==> flow/design.v <==
`timescale 1 ns / 1 ps
module ame_sobel_filter #(
    parameter LINE_DATA_BITS = 7,
    parameter COMP_DATA_BITS = 8
) (
    input logic clk_i,
    input logic rst_n_i,
    input  logic comp_init_i,
    output logic comp_done_o,
    input logic [5:0] [LINE_DATA_BITS-1:0] line_data_i,
    output logic [3:0] [3:0] [COMP_DATA_BITS-1:0] comp_data_o
);
typedef enum logic [2:0] {
    IDLE   = 3'b000,
    COMP_1 = 3'b001,
    COMP_2 = 3'b010,
    COMP_3 = 3'b011,
    COMP_4 = 3'b100,
    COMP_5 = 3'b101,
    COMP_6 = 3'b110
} state_t;
state_t ctl_sta;
logic [5:0] [1:0] [COMP_DATA_BITS-1:0] line_data;
logic [3:0] [3:0] [COMP_DATA_BITS-1:0] comp_data;
typedef enum logic {
    DATA_1 = 1'b0,
    DATA_2 = 1'b1
} comp_data_t;
generate
    for (genvar i = 0; i < 6; i++) begin: comp_block
        assign line_data[i][DATA_1] = line_data_i[i];
        assign line_data[i][DATA_2] = line_data_i[i] << 1;
    end
endgenerate
logic comp_done;
assign comp_done_o = comp_done;
assign comp_data_o = comp_data;
always_ff @(posedge clk_i or negedge rst_n_i)
begin
    if (!rst_n_i) begin
        ctl_sta <= IDLE;
        comp_done <= 'b0;
        comp_data <= 'b0;
    end else begin
        case (ctl_sta)
            IDLE:
                ctl_sta <= comp_init_i ? COMP_1 : ctl_sta;
            COMP_1:
                ctl_sta <= COMP_2;
            COMP_2:
                ctl_sta <= COMP_3;
            COMP_3:
                ctl_sta <= COMP_4;
            COMP_4:
                ctl_sta <= COMP_5;
            COMP_5:
                ctl_sta <= COMP_6;
            COMP_6:
                ctl_sta <= comp_init_i ? COMP_1 : IDLE;
            default:
                ctl_sta <= IDLE;
        endcase
        comp_done <= (ctl_sta == COMP_6);
        case (ctl_sta)
            IDLE:
                comp_data <= 'b0;
            COMP_1: begin
                comp_data[0][0] <= - line_data[0][DATA_1] - line_data[1][DATA_2] - line_data[2][DATA_1];
                comp_data[1][0] <= - line_data[1][DATA_1] - line_data[2][DATA_2] - line_data[3][DATA_1];
                comp_data[2][0] <= - line_data[2][DATA_1] - line_data[3][DATA_2] - line_data[4][DATA_1];
                comp_data[3][0] <= - line_data[3][DATA_1] - line_data[4][DATA_2] - line_data[5][DATA_1];
            end
            COMP_2: begin
                comp_data[0][1] <= - line_data[0][DATA_1] - line_data[1][DATA_2] - line_data[2][DATA_1];
                comp_data[1][1] <= - line_data[1][DATA_1] - line_data[2][DATA_2] - line_data[3][DATA_1];
                comp_data[2][1] <= - line_data[2][DATA_1] - line_data[3][DATA_2] - line_data[4][DATA_1];
                comp_data[3][1] <= - line_data[3][DATA_1] - line_data[4][DATA_2] - line_data[5][DATA_1];
            end
            COMP_3: begin
                comp_data[0][0] <= comp_data[0][0] + line_data[0][DATA_1] + line_data[1][DATA_2] + line_data[2][DATA_1];
                comp_data[1][0] <= comp_data[1][0] + line_data[1][DATA_1] + line_data[2][DATA_2] + line_data[3][DATA_1];
                comp_data[2][0] <= comp_data[2][0] + line_data[2][DATA_1] + line_data[3][DATA_2] + line_data[4][DATA_1];
                comp_data[3][0] <= comp_data[3][0] + line_data[3][DATA_1] + line_data[4][DATA_2] + line_data[5][DATA_1];
                comp_data[0][2] <= - line_data[0][DATA_1] - line_data[1][DATA_2] - line_data[2][DATA_1];
                comp_data[1][2] <= - line_data[1][DATA_1] - line_data[2][DATA_2] - line_data[3][DATA_1];
                comp_data[2][2] <= - line_data[2][DATA_1] - line_data[3][DATA_2] - line_data[4][DATA_1];
                comp_data[3][2] <= - line_data[3][DATA_1] - line_data[4][DATA_2] - line_data[5][DATA_1];
            end
            COMP_4: begin
                comp_data[0][1] <= comp_data[0][1] + line_data[0][DATA_1] + line_data[1][DATA_2] + line_data[2][DATA_1];
                comp_data[1][1] <= comp_data[1][1] + line_data[1][DATA_1] + line_data[2][DATA_2] + line_data[3][DATA_1];
                comp_data[2][1] <= comp_data[2][1] + line_data[2][DATA_1] + line_data[3][DATA_2] + line_data[4][DATA_1];
                comp_data[3][1] <= comp_data[3][1] + line_data[3][DATA_1] + line_data[4][DATA_2] + line_data[5][DATA_1];
                comp_data[0][3] <= - line_data[0][DATA_1] - line_data[1][DATA_2] - line_data[2][DATA_1];
                comp_data[1][3] <= - line_data[1][DATA_1] - line_data[2][DATA_2] - line_data[3][DATA_1];
                comp_data[2][3] <= - line_data[2][DATA_1] - line_data[3][DATA_2] - line_data[4][DATA_1];
                comp_data[3][3] <= - line_data[3][DATA_1] - line_data[4][DATA_2] - line_data[5][DATA_1];
            end
            COMP_5: begin
                comp_data[0][2] <= comp_data[0][2] + line_data[0][DATA_1] + line_data[1][DATA_2] + line_data[2][DATA_1];
                comp_data[1][2] <= comp_data[1][2] + line_data[1][DATA_1] + line_data[2][DATA_2] + line_data[3][DATA_1];
                comp_data[2][2] <= comp_data[2][2] + line_data[2][DATA_1] + line_data[3][DATA_2] + line_data[4][DATA_1];
                comp_data[3][2] <= comp_data[3][2] + line_data[3][DATA_1] + line_data[4][DATA_2] + line_data[5][DATA_1];
            end
            COMP_6: begin
                comp_data[0][3] <= comp_data[0][3] + line_data[0][DATA_1] + line_data[1][DATA_2] + line_data[2][DATA_1];
                comp_data[1][3] <= comp_data[1][3] + line_data[1][DATA_1] + line_data[2][DATA_2] + line_data[3][DATA_1];
                comp_data[2][3] <= comp_data[2][3] + line_data[2][DATA_1] + line_data[3][DATA_2] + line_data[4][DATA_1];
                comp_data[3][3] <= comp_data[3][3] + line_data[3][DATA_1] + line_data[4][DATA_2] + line_data[5][DATA_1];
            end
            default:
                comp_data <= 'b0;
        endcase
    end
end
endmodule
==> Reports on ame_sobel_filter <==
Tool output for the design above before and after an edit, in the order of the flow.
Lines under "before" count in the file above, lines under "after" in the edited file.
"change": "after" minus "before" as printed here. "rel_change_pct": 100 x difference / "before".
Operators: Yosys type, input widths -> output width; for muxes data width and select width s.
Library cell names are shortened.
{ "inputs": {"design": "ame_sobel_filter", "clock_port": "clk_i", "cell_library": "sky130hd", "pvt_corner": "tt_025C_1v80"} }

==> Edit of the RTL <==
Unified diff, file above to edited file.
The edit is scripted: it alters the design's behaviour and was not made to optimise anything.
begin of diff
@@ -93,5 +93,5 @@
                 comp_data[3][1] <= comp_data[3][1] + line_data[3][DATA_1] + line_data[4][DATA_2] + line_data[5][DATA_1];
                 comp_data[0][3] <= - line_data[0][DATA_1] - line_data[1][DATA_2] - line_data[2][DATA_1];
-                comp_data[1][3] <= - line_data[1][DATA_1] - line_data[2][DATA_2] - line_data[3][DATA_1];
+                comp_data[1][3] <= - line_data[1][DATA_1] - line_data[2][DATA_2] + line_data[3][DATA_1];
                 comp_data[2][3] <= - line_data[2][DATA_1] - line_data[3][DATA_2] - line_data[4][DATA_1];
                 comp_data[3][3] <= - line_data[3][DATA_1] - line_data[4][DATA_2] - line_data[5][DATA_1];
end of diff

==> After elaboration <==
Yosys after proc, flatten, opt, wreduce and memory -nomap, before mapping. Memory bits, and registers merged into a memory's read port (data or address), are not among the register bits. Print and check cells are not counted. Equal cells are merged and count once.
{ "classes": {"columns": ["element", "before", "after", "change", "rel_change_pct"], "rows": [
  ["n_addsub", 60, 61, 1, 1.67],
  ["reduce_and_logical", 5, 5, 0, 0.00],
  ["mux", 19, 19, 0, 0.00],
  ["mul", 0, 0, 0, null],
  ["logic", 0, 0, 0, null],
  ["cmp", 0, 0, 0, null],
  ["shifts", 0, 0, 0, null],
  ["n_div", 0, 0, 0, null],
  ["equal", 7, 7, 0, 0.00]
]} }
{ "ops": {"columns": ["op", "before", "after", "change", "rel_change_pct"], "rows": [
  ["$add 8x7->8", 32, 33, 1, 3.12],
  ["$add 8x8->8", 16, 16, 0, 0.00],
  ["$pmux 8 s3", 16, 16, 0, 0.00],
  ["$neg 7->8", 4, 4, 0, 0.00],
  ["$reduce_or 4->1", 4, 4, 0, 0.00],
  ["$sub 8x7->8", 4, 4, 0, 0.00],
  ["$sub 8x8->8", 4, 4, 0, 0.00],
  ["$eq 3x3->1 const B", 3, 3, 0, 0.00],
  ["$eq 3x2->1 const B", 2, 2, 0, 0.00],
  ["$eq 3x1->1 const B", 1, 1, 0, 0.00],
  ["$logic_not 3->1", 1, 1, 0, 0.00],
  ["$mux 1", 1, 1, 0, 0.00],
  ["$mux 3", 1, 1, 0, 0.00],
  ["$ne 2x2->1 const B", 1, 1, 0, 0.00],
  ["$pmux 3 s7", 1, 1, 0, 0.00]
]} }
{ "bits": {"columns": ["element", "before", "after", "change", "rel_change_pct"], "rows": [
  ["output_inout_bits", 129, 129, 0, 0.00],
  ["ramBits", 0, 0, 0, null],
  ["rom_bits", 0, 0, 0, null],
  ["clocked_rd_ports_x_width", 0, 0, 0, null],
  ["ff_bits", 132, 132, 0, 0.00],
  ["latch_bits", 0, 0, 0, null],
  ["mem_count", 0, 0, 0, null]
]} }

==> Logic depth <==
Longest topological path by Yosys (ltp), each cell counted once; first at word level (registers and memories cut), then after technology mapping (sequential cells cut; the memories' decode and read muxes count).
{ "depth": {"columns": ["element", "before", "after", "change", "rel_change_pct"], "rows": [
  ["word_depth", 4, 4, 0, 0.00],
  ["ABC_AREA", "0", "0", null, null],
  ["depth_mapped", 11, 14, 3, 27.27],
  ["mapped_depth_nobuf", 11, 13, 2, 18.18]
]} }

==> Mapped cells and area <==
The flow's flattened synthesis, as Yosys stat reports it; memories are mapped. The netlist is that of the ABC_AREA named above (0 if unset); the other value can give another one.
{ "synth_totals": {"columns": ["element", "before", "after", "change", "rel_change_pct"], "rows": [
  ["seqArea_um2", 3404.5, 3404.5, 0.0, 0.00],
  ["buffers", 55, 58, 3, 5.45],
  ["mapped_cells", 1472, 1526, 54, 3.67],
  ["ff_cells", 136, 136, 0, 0.00],
  ["area_um2", 14212.4, 14712.9, 500.5, 3.52]
]} }
{ "types": {"columns": ["type", "before", "after", "change", "rel_change_pct"], "rows": [
  ["inv_1", 242, 287, 45, 18.60],
  ["xnor2_1", 62, 96, 34, 54.84],
  ["nor2_1", 130, 104, -26, -20.00],
  ["a21oi_1", 152, 177, 25, 16.45],
  ["a221oi_1", 13, 36, 23, 176.92],
  ["a211oi_1", 34, 18, -16, -47.06],
  ["o31ai_1", 15, 1, -14, -93.33],
  ["o21bai_1", 8, 22, 14, 175.00],
  ["nand2_1", 22, 9, -13, -59.09],
  ["ha_1", 136, 148, 12, 8.82],
  ["o21ai_0", 51, 41, -10, -19.61],
  ["nand2b_1", 5, 15, 10, 200.00],
  ["a2111o_1", 8, 0, -8, -100.00],
  ["nand4_1", 8, 0, -8, -100.00],
  ["o211a_1", 8, 0, -8, -100.00],
  ["or2_2", 8, 0, -8, -100.00],
  ["fa_1", 158, 165, 7, 4.43],
  ["clkbuf_8", 7, 0, -7, -100.00]
]} }
The list need not be complete.

==> Timing after synthesis <==
Source: OpenSTA report_checks on the synthesized netlist (no wires, ideal clock, input and output delay 20% of the period each), path of least setup slack; recovery checks are left aside. Register names are those of the netlist, which keeps one name where synthesis merged equal registers.
{ "synth_timing": {"columns": ["element", "before", "after", "change", "rel_change_pct"], "rows": [
  ["path_kind", "input to register", "input to register", null, null],
  ["startpoint", "input line_data_i", "input line_data_i", null, null],
  ["endpoint", "register comp_data", "register comp_data", null, null],
  ["path_delay_ns", 2.772, 2.959, 0.187, 6.75],
  ["setup_slack_ns", 1.228, 1.041, -0.187, null],
  ["input_delay_ns", 1.000, 1.000, 0.000, 0.00],
  ["period_ns", 5.0, 5.0, 0.0, 0.00],
  ["t_arrival_ns", 3.630, 3.833, 0.203, 5.59],
  ["setup_ns", 0.142, 0.126, -0.016, null],
  ["driving_pins", 11, 14, 3, 27.27],
  ["launch_ns", 1.000, 1.000, 0.000, 0.00],
  ["synth_period_reached_ns", 3.772, 3.959, 0.187, 4.96]
]} }
"path_delay_ns" is the arrival time less input delay plus setup time.
"driving_pins": output pins that drive a net of the path, with the launching flip-flop's if there is one; two outputs of one cell count as two.
"synth_period_reached_ns" = period - worst setup slack (recovery checks aside). The figure is calculated, with input and output delays left at 20% of the set period.
Where an end lacks its bit number, it is one bit of the signal, or one of the new flip-flops if synthesis recoded a state register.
Between the ends stands the longest chain of elaborated cells between them, by number of cells; it is not shown to be the way that was timed. Of several equally long chains one is given.
A line is the first line of the expression or statement that the cell stems from. Yosys adds cells for indexed reads and writes and turns some case tables into memories.
At most two assigning lines are given for a register; there are more.
{ "synth_via_before": {"path_cell_list": "inv_1 > fa_1 > inv_1 > fa_1 > ha_1 > fa_1 > a21o_1 > a21oi_1 > xnor2_1 > a221oi_1 > a32oi_1", "elab_chain_len": 3, "cone_cells": 5} }
{ "synth_rtl_before": {"columns": ["element", "line_no", "text"], "rows": [
  ["start, declared", 10, "input logic [5:0] [LINE_DATA_BITS-1:0] line_data_i,"],
  ["$add 8x8->8", 101, "comp_data[1][2] <= comp_data[1][2] + line_data[1][DATA_1] + line_data[2][DATA_2] + line_data[3][DATA_1];"],
  ["$add 8x7->8", 101, null],
  ["$pmux 8 s3", 64, "case (ctl_sta)"],
  ["end, assigned", 43, "comp_data <= 'b0;"],
  ["end, assigned", 66, "comp_data <= 'b0;"],
  ["end, declared", 24, "logic [3:0] [3:0] [COMP_DATA_BITS-1:0] comp_data;"]
]} }
{ "synth_via_after": {"path_cell_list": "ha_1 > inv_1 > ha_1 > fa_1 > a21o_1 > maj3_1 > xor2_1 > ha_1 > clkbuf_1 > a21o_1 > a21oi_1 > o21ai_0 > a32oi_1 > a21oi_1", "elab_chain_len": 4, "cone_cells": 7} }
{ "synth_rtl_after": {"columns": ["element", "line_no", "text"], "rows": [
  ["start, declared", 10, "input logic [5:0] [LINE_DATA_BITS-1:0] line_data_i,"],
  ["$add 8x7->8", 81, "comp_data[1][0] <= comp_data[1][0] + line_data[1][DATA_1] + line_data[2][DATA_2] + line_data[3][DATA_1];"],
  ["$add 8x8->8", 81, null],
  ["$add 8x7->8", 81, null],
  ["$pmux 8 s3", 64, "case (ctl_sta)"],
  ["end, assigned", 43, "comp_data <= 'b0;"],
  ["end, assigned", 66, "comp_data <= 'b0;"],
  ["end, declared", 24, "logic [3:0] [3:0] [COMP_DATA_BITS-1:0] comp_data;"]
]} }

==> Timing after layout <==
Path of least setup slack in the final report of the runs of pair 1 (OpenROAD, finished layout, wires in). Where an end is a register, its clock arrival counts in the times.
{ "layout_timing": {"columns": ["element", "before", "after", "change", "rel_change_pct"], "rows": [
  ["path_kind", "input to register", "input to register", null, null],
  ["startpoint", "input line_data_i", "input line_data_i", null, null],
  ["endpoint", "register comp_data", "register comp_data", null, null],
  ["launch_ns", 0.86, 0.86, 0.00, 0.00],
  ["setup_slack_ns", 0.23, 0.28, 0.05, null],
  ["t_arrival_ns", 4.44, 4.40, -0.04, -0.90],
  ["period_ns", 4.3, 4.3, 0.0, 0.00],
  ["input_delay_ns", 0.86, 0.86, 0.00, 0.00],
  ["setup_ns", 0.07, 0.07, 0.00, null],
  ["driving_pins", 11, 14, 3, 27.27]
]} }
Where an end lacks its bit number, it is one bit of the signal, or one of the new flip-flops if synthesis recoded a state register.
Between the ends stands the longest chain of elaborated cells between them, by number of cells; it is not shown to be the way that was timed. Of several equally long chains one is given.
At most two assigning lines are given for a register; there are more.
{ "layout_via_before": {"path_cell_list": "clkdlybuf4s50_1 > inv_1 > fa_1 > fa_1 > inv_1 > ha_1 > a211oi_1 > o21ai_0 > a211o_1 > and3_1 > a21oi_1", "elab_chain_len": 2, "cone_cells": 3} }
{ "layout_rtl_before": {"columns": ["element", "line_no", "text"], "rows": [
  ["start, declared", 10, "input logic [5:0] [LINE_DATA_BITS-1:0] line_data_i,"],
  ["$add 8x7->8", 80, "comp_data[0][0] <= comp_data[0][0] + line_data[0][DATA_1] + line_data[1][DATA_2] + line_data[2][DATA_1];"],
  ["$pmux 8 s3", 64, "case (ctl_sta)"],
  ["end, assigned", 43, "comp_data <= 'b0;"],
  ["end, assigned", 66, "comp_data <= 'b0;"],
  ["end, declared", 24, "logic [3:0] [3:0] [COMP_DATA_BITS-1:0] comp_data;"]
]} }
{ "layout_via_after": {"path_cell_list": "clkdlybuf4s50_1 > inv_1 > ha_1 > ha_1 > a21o_1 > a21o_1 > maj3_1 > a21oi_1 > xnor2_1 > ha_1 > nand2b_1 > mux2i_1 > o21ai_0 > a31oi_1", "elab_chain_len": 3, "cone_cells": 5} }
{ "layout_rtl_after": {"columns": ["element", "line_no", "text"], "rows": [
  ["start, declared", 10, "input logic [5:0] [LINE_DATA_BITS-1:0] line_data_i,"],
  ["$add 8x8->8", 101, "comp_data[1][2] <= comp_data[1][2] + line_data[1][DATA_1] + line_data[2][DATA_2] + line_data[3][DATA_1];"],
  ["$add 8x7->8", 101, null],
  ["$pmux 8 s3", 64, "case (ctl_sta)"],
  ["end, assigned", 43, "comp_data <= 'b0;"],
  ["end, assigned", 66, "comp_data <= 'b0;"],
  ["end, declared", 24, "logic [3:0] [3:0] [COMP_DATA_BITS-1:0] comp_data;"]
]} }

==> Measured runs <==
Runs of the flow (Yosys, OpenROAD) on both versions; the two runs of a pair have the same settings. The constraints put input and output delay at 20% of the set period each and load the outputs with 0.01 pF.
{ "settings_pair_1": {"CORE_UTILIZATION": 40, "period_ns": 4.3, "CAP_MARGIN": 20, "CORE_MARGIN": 2, "SLEW_MARGIN": 20} }
{ "results_pair_1": {"columns": ["element", "before", "after", "change", "rel_change_pct"], "rows": [
  ["util_pct", 50.1, 49.9, -0.2, null],
  ["dieArea_um2", 37054.3, 38331.8, 1277.5, 3.45],
  ["final_setup_ws_ns", 0.234, 0.277, 0.043, null],
  ["power_uw", 12395, 12386, -9, -0.07],
  ["period_less_ws_ns", 4.066, 4.023, -0.043, -1.06],
  ["tns_ns", 0.000, 0.000, 0.000, null],
  ["synthesis_area_um2", 14212.4, 14712.9, 500.5, 3.52]
]} }
{ "settings_pair_2": {"ABC_AREA": 0, "CELL_PAD_IN_SITES_GLOBAL_PLACEMENT": 3, "CORE_UTILIZATION": 37, "CTS_CLUSTER_DIAMETER": 167, "CTS_CLUSTER_SIZE": 72, "MAX_ROUTING_LAYER": "met5", "period_ns": 3.73, "CAP_MARGIN": 20, "CORE_MARGIN": 2, "SLEW_MARGIN": 20} }
{ "results_pair_2": {"columns": ["element", "before", "after", "change", "rel_change_pct"], "rows": [
  ["util_pct", 50.8, 50.4, -0.4, null],
  ["dieArea_um2", 39996.0, 41375.6, 1379.6, 3.45],
  ["final_setup_ws_ns", 0.026, 0.119, 0.093, null],
  ["power_uw", 15421, 15617, 196, 1.27],
  ["period_less_ws_ns", 3.704, 3.611, -0.093, -2.51],
  ["tns_ns", 0.000, 0.000, 0.000, null],
  ["synthesis_area_um2", 14212.4, 14712.9, 500.5, 3.52]
]} }
"period_less_ws_ns" = clock period - worst setup slack. The figure is calculated, with input and output delays left at 20% of the set period.
"power_uw": no workload was simulated; the value follows from the tool's default switching activity.
